==> flow/design.v <==
module uart_tx #(
    parameter BAUD_DIV = 434
) (
    input logic clk,
    input logic rst_n,
    input logic tx_start,
    input logic [7:0] data_in,
    output logic tx_busy,
    output logic tx
);
    logic [9:0] tx_shift;   
    logic [3:0] bit_count;
    logic [11:0] baud_counter;
    logic tx_active;
    always_ff @(posedge clk or negedge rst_n) begin
        if (!rst_n) begin
            tx_active <= 0;
            baud_counter <= 0;
            tx_busy <= 0;
            tx <= 1;   
        end else begin
            if (tx_start && !tx_active) begin
                tx_active <= 1;
                tx_shift <= {1'b1, data_in, 1'b0};   
                baud_counter <= BAUD_DIV;
                bit_count <= 0;
                tx_busy <= 1;
            end else if (tx_active) begin
                if (baud_counter == 0) begin
                    baud_counter <= BAUD_DIV;
                    tx <= tx_shift[0];   
                    tx_shift <= {1'b1, tx_shift[9:1]};   
                    bit_count <= bit_count + 1;
                    if (bit_count == 9) begin   
                        tx_active <= 0;
                        tx_busy <= 0;
                    end
                end else begin
                    baud_counter <= baud_counter - 1;
                end
            end
        end
    end
endmodule
module uart_rx #(
    parameter BAUD_DIV = 434   
) (
    input logic clk,
    input logic rst_n,
    input logic rx,
    output logic [7:0] data_out,
    output logic data_valid,
	 	output logic [7:0] leds
);
    logic [11:0] baud_counter;
    logic [3:0] bit_count;
    logic [7:0] rx_shift;
    logic rx_active;
    always_ff @(posedge clk or negedge rst_n) begin
        if (!rst_n) begin
            baud_counter <= 0;
            bit_count <= 0;
            rx_active <= 0;
            data_valid <= 0;
            rx_shift <= 8'b0;   
        end else begin
            if (!rx_active && !rx) begin
                rx_active <= 1;
                baud_counter <= BAUD_DIV / 2;
                bit_count <= 0;
                rx_shift <= 8'b0;   
            end else if (rx_active) begin
                if (baud_counter == 0) begin
                    baud_counter <= BAUD_DIV;
                    if (bit_count < 9) begin
                        rx_shift <= {rx, rx_shift[7:1]};   
                        bit_count <= bit_count + 1;
                    end else begin
                        rx_active <= 0;
                        data_out <= rx_shift;  
								leds <= rx_shift;
                        data_valid <= 1;
                    end
                end else begin
                    baud_counter <= baud_counter - 1;
                end
            end else begin
                data_valid <= 0;
            end
        end
    end
endmodule
module uart_edge_detection (
    input logic clk,           
    input logic rst_n,         
    input logic uart_rx,       
    output logic uart_tx,      
    output logic led_rx,       
    output logic led_tx,       
    output logic data_ready    
);
    parameter CLOCK_FREQ = 50000000;    
    parameter BAUD_RATE  = 115200;
    parameter BAUD_DIV   = CLOCK_FREQ / BAUD_RATE;
    parameter THRESHOLD  = 4;           
    logic [7:0] rx_data;
    logic rx_done;
    logic [7:0] processed_data;
    logic tx_start;
    logic tx_busy;
    logic [7:0] image_data [0:63];     
    logic [7:0] conv_result [0:35];    
    logic [5:0] rx_counter;            
    logic [5:0] tx_counter;            
    typedef enum logic [1:0] {IDLE, RECEIVE, PROCESS, SEND} state_t;
    state_t state, next_state;
    uart_rx #(
        .BAUD_DIV(BAUD_DIV)
    ) uart_receiver (
        .clk(clk),
        .rst_n(rst_n),
        .rx(uart_rx),
        .data_out(rx_data),
        .data_valid(rx_done)
    );
    uart_tx #(
        .BAUD_DIV(BAUD_DIV)
    ) uart_transmitter (
        .clk(clk),
        .rst_n(rst_n),
        .tx_start(tx_start),
        .data_in(processed_data),
        .tx_busy(tx_busy),
        .tx(uart_tx)
    );
    always_ff @(posedge clk or negedge rst_n) begin
        if (!rst_n)
            state <= IDLE;
        else
            state <= next_state;
    end
    always_comb begin
        case (state)
            IDLE:      next_state = (rx_done) ? RECEIVE : IDLE;
            RECEIVE:   next_state = (rx_counter == 6'd63 && rx_done) ? PROCESS : RECEIVE;
            PROCESS:   next_state = SEND;
            SEND:      next_state = (tx_counter == 6'd36 && !tx_busy) ? IDLE : SEND;
            default:   next_state = IDLE;
        endcase
    end
    always_ff @(posedge clk or negedge rst_n) begin
        if (!rst_n) begin
            rx_counter <= 6'd0;
        end else if ((state == IDLE || state == RECEIVE) && rx_done) begin
            image_data[rx_counter] <= rx_data;
            rx_counter <= rx_counter + 1;
        end else if (state == IDLE) begin
            rx_counter <= 6'd0;
        end
    end
    integer i, j, k, l;
    reg [3:0] sum;
    always_ff @(posedge clk or negedge rst_n) begin
        if (!rst_n) begin
            for (i = 0; i < 36; i = i + 1)
                conv_result[i] <= 8'd0;
        end else if (state == PROCESS) begin
            for (i = 0; i < 6; i = i + 1) begin
                for (j = 0; j < 6; j = j + 1) begin
                    sum = 0;
                    for (k = 0; k < 3; k = k + 1) begin
                        for (l = 0; l < 3; l = l + 1) begin
                            sum = sum + image_data[(i + k) * 8 + (j + l)][0];
                        end
                    end
                    conv_result[i * 6 + j] <= (sum >= THRESHOLD) ? 8'b1 : 8'b0;
                end
            end
        end
    end
    always_ff @(posedge clk or negedge rst_n) begin
        if (!rst_n) begin
            tx_counter <= 6'd0;
            tx_start <= 1'b0;
            processed_data <= 8'd0;
        end else if (state == SEND) begin
            if (!tx_busy && !tx_start) begin
                tx_start <= 1'b1;
                processed_data <= conv_result[tx_counter];
                tx_counter <= tx_counter + 1;
            end else if (tx_start && tx_busy) begin
                tx_start <= 1'b0;
            end
        end else begin
            tx_counter <= 6'd0;
            tx_start <= 1'b0;
        end
    end
    always_ff @(posedge clk or negedge rst_n) begin
        if (!rst_n) begin
            led_rx <= 1'b0;
            led_tx <= 1'b0;
            data_ready <= 1'b0;
        end else begin
            led_rx <= (state == RECEIVE) ? rx_done : 1'b0;
            led_tx <= (state == SEND) ? ~tx_busy : 1'b0;
            data_ready <= (state == SEND);  
        end
    end
endmodule
Step by step through the tools: uart_edge_detection
What the tools print for uart_edge_detection, step after step.
Line numbers count from 1 in the design file above.
Library cell names are shortened.
A cell with - has no value.
Inputs
  design top: uart_edge_detection
  clock: clk
  standard-cell library: sky130hd
  timing corner: tt_025C_1v80

Word level
Counts by Yosys on the flattened word-level netlist (proc, flatten, opt, wreduce). Print and check cells are left out. Cells with the same type and inputs are merged into one.
Bit counts
  flip-flop bits (word level): 434
  bits of input ports: 3
  output and inout port bits: 4
Operators by class
  $add $sub $neg: 294
  magnitude comparators: 37
  equality and inequality tests: 107
  mux-type cells: 84
  bitwise logic cells: 4
  reduce/logical cells: 96
Operator list (number)
  adder 4 x 1 -> 4 bit: 180
  parallel mux 8 bit (select 36 bit): 1
  equality test 6 bit (second input constant): 37
  AND reduction 3 bit: 69
  equality test 6 x 5 -> 1 bit (second input constant): 32
  adder 3 x 1 -> 4 bit: 36
  >= comparator 4 x 3 -> 1 bit (second input constant): 36
  adder 2 x 1 -> 3 bit: 36
  equality test 6 x 4 -> 1 bit (second input constant): 16
  adder 1 x 1 -> 2 bit: 36
  2-to-1 mux 12 bit: 6
  2-to-1 mux 1 bit: 57
  equality test 6 x 3 -> 1 bit (second input constant): 8
  2-to-1 mux 8 bit: 4
  subtractor 12 x 1 -> 12 bit (second input constant): 2
  zero test 12 bit: 2
  equality test 6 x 2 -> 1 bit (second input constant): 4
  2-to-1 mux 6 bit: 4
  2-to-1 mux 4 bit: 6
  2-to-1 mux 10 bit: 2
  nonzero test 2 bit: 7
  adder 6 x 1 -> 6 bit (second input constant): 2
  equality test 6 x 1 -> 1 bit (second input constant): 2
  zero test 6 bit: 2
  2-to-1 mux 9 bit: 1
  adder 4 x 1 -> 4 bit (second input constant): 2
  parallel mux 2 bit (select 4 bit): 1
  logical AND 1 bit: 7
Other operator kinds: 13; their cells: 24.

Depth
Longest topological path by Yosys (ltp), each cell counted once; first at word level (registers and memories cut), then after technology mapping (sequential cells cut; the memories' decode and read muxes count).
Logic depth
  depth after elaboration: 10
  ABC_AREA: 0
  gate-level depth with buffers: 9
  depth with buffers taken out: 9

Mapped cells and area
The flow's flattened synthesis, as Yosys stat reports it; memories are mapped. The netlist is that of the ABC_AREA named above (0 if unset); the other value can give another one.
Synthesis totals
  cells in the netlist: 1220
  mapped area: 12634.6 um^2
  mapped flip-flops: 176
  buffer cells: 36
Cell types
  dfrtp_1: number 96, area in all 2.4E+03 um^2
  edfxtp_1: number 78, area in all 2.34E+03 um^2
  fa_1: number 108, area in all 2.16E+03 um^2
  ha_1: number 124, area in all 1.55E+03 um^2
  inv_1: number 227, area in all 852.067 um^2
  nor2_1: number 140, area in all 525.504 um^2
  a21o_1: number 40, area in all 300.288 um^2
  a211oi_1: number 39, area in all 292.781 um^2
  a21oi_1: number 53, area in all 265.254 um^2
  nand2_1: number 70, area in all 262.752 um^2
  o21ai_0: number 28, area in all 140.134 um^2
  clkbuf_1: number 26, area in all 97.594 um^2
  xnor2_1: number 11, area in all 96.342 um^2
  and2_1: number 14, area in all 87.584 um^2
  nor2b_1: number 13, area in all 81.328 um^2
  a22o_1: number 9, area in all 78.826 um^2
  nor3_1: number 15, area in all 75.072 um^2
  xor2_1: number 7, area in all 61.309 um^2
Not listed: further types 52, cells in them 122.
By module: a second synthesis without flattening, with its own total; a netlist apart from the flattened one above.
Unflattened totals
  cell total of the unflattened synthesis: 1223
  area (unflattened synthesis): 12972.4 um^2
Rows give one instance, submodules left out.
Modules
  uart_edge_detection: times used 1, cells 956, area 9962.1 um^2, sequential area 3349.5 um^2
  uart_rx (BAUD_DIV=434): times used 1, cells 153, area 1670.4 um^2, sequential area 890.9 um^2
  uart_tx (BAUD_DIV=434): times used 1, cells 114, area 1340.0 um^2, sequential area 767.0 um^2

Path before layout
Path of least setup slack by OpenSTA after synthesis, without wires, with an ideal clock, recovery checks aside; 20% of the period is set as input and as output delay. Where synthesis merged equal registers, the netlist keeps one of their names.
Path after synthesis
  path type: input -> register
  start: input port uart_rx
  end: register uart_receiver.rx_shift[7]
  clock period: 20.0 ns
  external input delay: 4.000 ns
  library setup time: 0.125 ns
  arrival time: 4.723 ns
  setup slack: 15.152 ns
  delay of the path: 0.848 ns
  driving pins on the path: 3
  period reached after synthesis: 4.848 ns
"delay of the path" is the arrival time less input delay plus setup time.
"driving pins on the path" counts driving pins, that of a launching flip-flop among them; a cell with two outputs on the path counts twice.
"period reached after synthesis" is the clock period less the worst setup slack; recovery checks do not enter. This is arithmetic on one report: input and output delays are still those of the set period (20% each).
Between the ends stands the longest chain of elaborated cells between them, by number of cells; it is not shown to be the way that was timed. Of several equally long chains one is given.
A line is the first line of the expression or statement that the cell stems from. Yosys adds cells for indexed reads and writes and turns some case tables into memories.
A register here has more assigning lines than the two given.
On the way, after synthesis
  cell sequence: nand2b_1 -> and3_4 -> mux2_2
  cells in the longest elaborated chain: 4
Ends and longest elaborated chain, after synthesis
  from (decl): RTL line 96  | input logic uart_rx,
  2-to-1 mux 8 bit: RTL line 75  | if (bit_count < 9) begin
  2-to-1 mux 8 bit: RTL line 73  | if (baud_counter == 0) begin
  2-to-1 mux 8 bit: RTL line 72  | end else if (rx_active) begin
  2-to-1 mux 8 bit: RTL line 67  | if (!rx_active && !rx) begin
  to (assign): RTL line 65  | rx_shift <= 8'b0;
  to (assign): RTL line 76  | rx_shift <= {rx, rx_shift[7:1]};
  to (decl): RTL line 57  | logic [7:0] rx_shift;

Path in the finished layout
Path of least setup slack in the final report of flow run B (OpenROAD, finished layout, wires in). Where an end is a register, its clock arrival counts in the times.
Path after layout
  path type: register -> register
  start: register image_data[44]
  end: register conv_result[34][0]
  clock period: 7.76 ns
  library setup time: 0.15 ns
  arrival time: 4.21 ns
  setup slack: 3.86 ns
  driving pins on the path: 10
Between the ends stands the longest chain of elaborated cells between them, by number of cells; it is not shown to be the way that was timed. Of several equally long chains one is given.
On the way, after layout
  cell sequence: edfxtp_1 -> inv_1 -> fa_1 -> fa_1 -> fa_1 -> inv_1 -> ha_1 -> a21o_1 -> a211oi_1 -> a21oi_1
  cells in the longest elaborated chain: 10
Ends and longest elaborated chain, after layout
  from (assign): RTL line 155  | image_data[rx_counter] <= rx_data;
  adder 1 x 1 -> 2 bit: RTL line 173  | sum = sum + image_data[(i + k) * 8 + (j + l)][0];
  adder 2 x 1 -> 3 bit: RTL line 173
  adder 3 x 1 -> 4 bit: RTL line 173
  adder 4 x 1 -> 4 bit x5: RTL line 173
  >= comparator 4 x 3 -> 1 bit: RTL line 176  | conv_result[i * 6 + j] <= (sum >= THRESHOLD) ? 8'b1 : 8'b0;
  2-to-1 mux 1 bit: RTL line 176
  to (assign): RTL line 166  | conv_result[i] <= 8'd0;
  to (assign): RTL line 176
  to (decl): RTL line 112  | logic [7:0] conv_result [0:35];

Flow measurements of uart_edge_detection on sky130hd: 3 stored runs with different settings, listed in no order. Input and output delays are each 20% of the period that was set; the output load is 0.01 pF.
By "achieved clock period (ns)" is meant the clock period of the run minus its worst setup slack. This is arithmetic on one report: input and output delays are still those of the set period (20% each).
"worst setup path time (ns)" = time allowed to the worst setup path (clock period - input delay - output delay, where it has them) - its slack; a late launch clock adds to it, a late capture clock takes from it.
By "finish__power__total" is meant OpenSTA's value without simulated activity: inputs other than the clock are taken to toggle once in ten clock periods, and the tool carries that through the logic.

settings of flow run A
{
  "CELL_PAD_IN_SITES_GLOBAL_PLACEMENT": 2,
  "CORE_UTILIZATION": 67,
  "CTS_CLUSTER_DIAMETER": 224,
  "GPL_TIMING_DRIVEN": 0,
  "MIN_ROUTING_LAYER": "met2",
  "SETUP_SLACK_MARGIN": 5.0,
  "SLEW_MARGIN": 0,
  "TNS_END_PERCENT": 15,
  "period_ns": 20.0,
  "CAP_MARGIN": 20,
  "CORE_MARGIN": 2
}
report of flow run A: did not finish, place, GPL-0301

settings of flow run B
{
  "ABC_AREA": 0,
  "CAP_MARGIN": 35,
  "CELL_PAD_IN_SITES_DETAIL_PLACEMENT": 2,
  "CELL_PAD_IN_SITES_GLOBAL_PLACEMENT": 0,
  "CORE_MARGIN": 7,
  "CORE_UTILIZATION": 21,
  "CTS_CLUSTER_DIAMETER": 240,
  "CTS_CLUSTER_SIZE": 88,
  "HOLD_SLACK_MARGIN": 0.13,
  "MAX_ROUTING_LAYER": "met4",
  "PLACE_DENSITY": 0.89,
  "SETUP_SLACK_MARGIN": 0.75,
  "TNS_END_PERCENT": 20,
  "period_ns": 7.76,
  "SLEW_MARGIN": 20
}
report of flow run B
yosys chip area after synthesis (um^2): 12634.6
finish__design__die__area: 67228.7
finish__design__instance__area__stdcell: 14166.1
finish__design__instance__utilization: 0.2391
finish__timing__setup__ws: 3.859
finish__timing__setup__tns: 0.000
finish__timing__hold__ws: 0.441
finish__power__total: 2.065e-03
achieved clock period (ns): 3.901
worst setup path time (ns): 3.90
worst setup path kind: register -> register

settings of flow run C
{
  "ABC_AREA": 1,
  "CORE_UTILIZATION": 51,
  "CTS_CLUSTER_DIAMETER": 307,
  "CTS_CLUSTER_SIZE": 22,
  "MAX_ROUTING_LAYER": "met5",
  "MIN_ROUTING_LAYER": "met2",
  "PLACE_DENSITY_LB_ADDON": 0.07,
  "period_ns": 9.69,
  "CAP_MARGIN": 20,
  "CORE_MARGIN": 2,
  "SLEW_MARGIN": 20
}
report of flow run C
yosys chip area after synthesis (um^2): 12724.7
finish__design__die__area: 26229.4
finish__design__instance__area__stdcell: 13691.9
finish__design__instance__utilization: 0.5614
finish__timing__setup__ws: 6.029
finish__timing__setup__tns: 0.000
finish__timing__hold__ws: 0.474
finish__power__total: 1.512e-03
achieved clock period (ns): 3.661
worst setup path time (ns): 3.66
worst setup path kind: register -> register
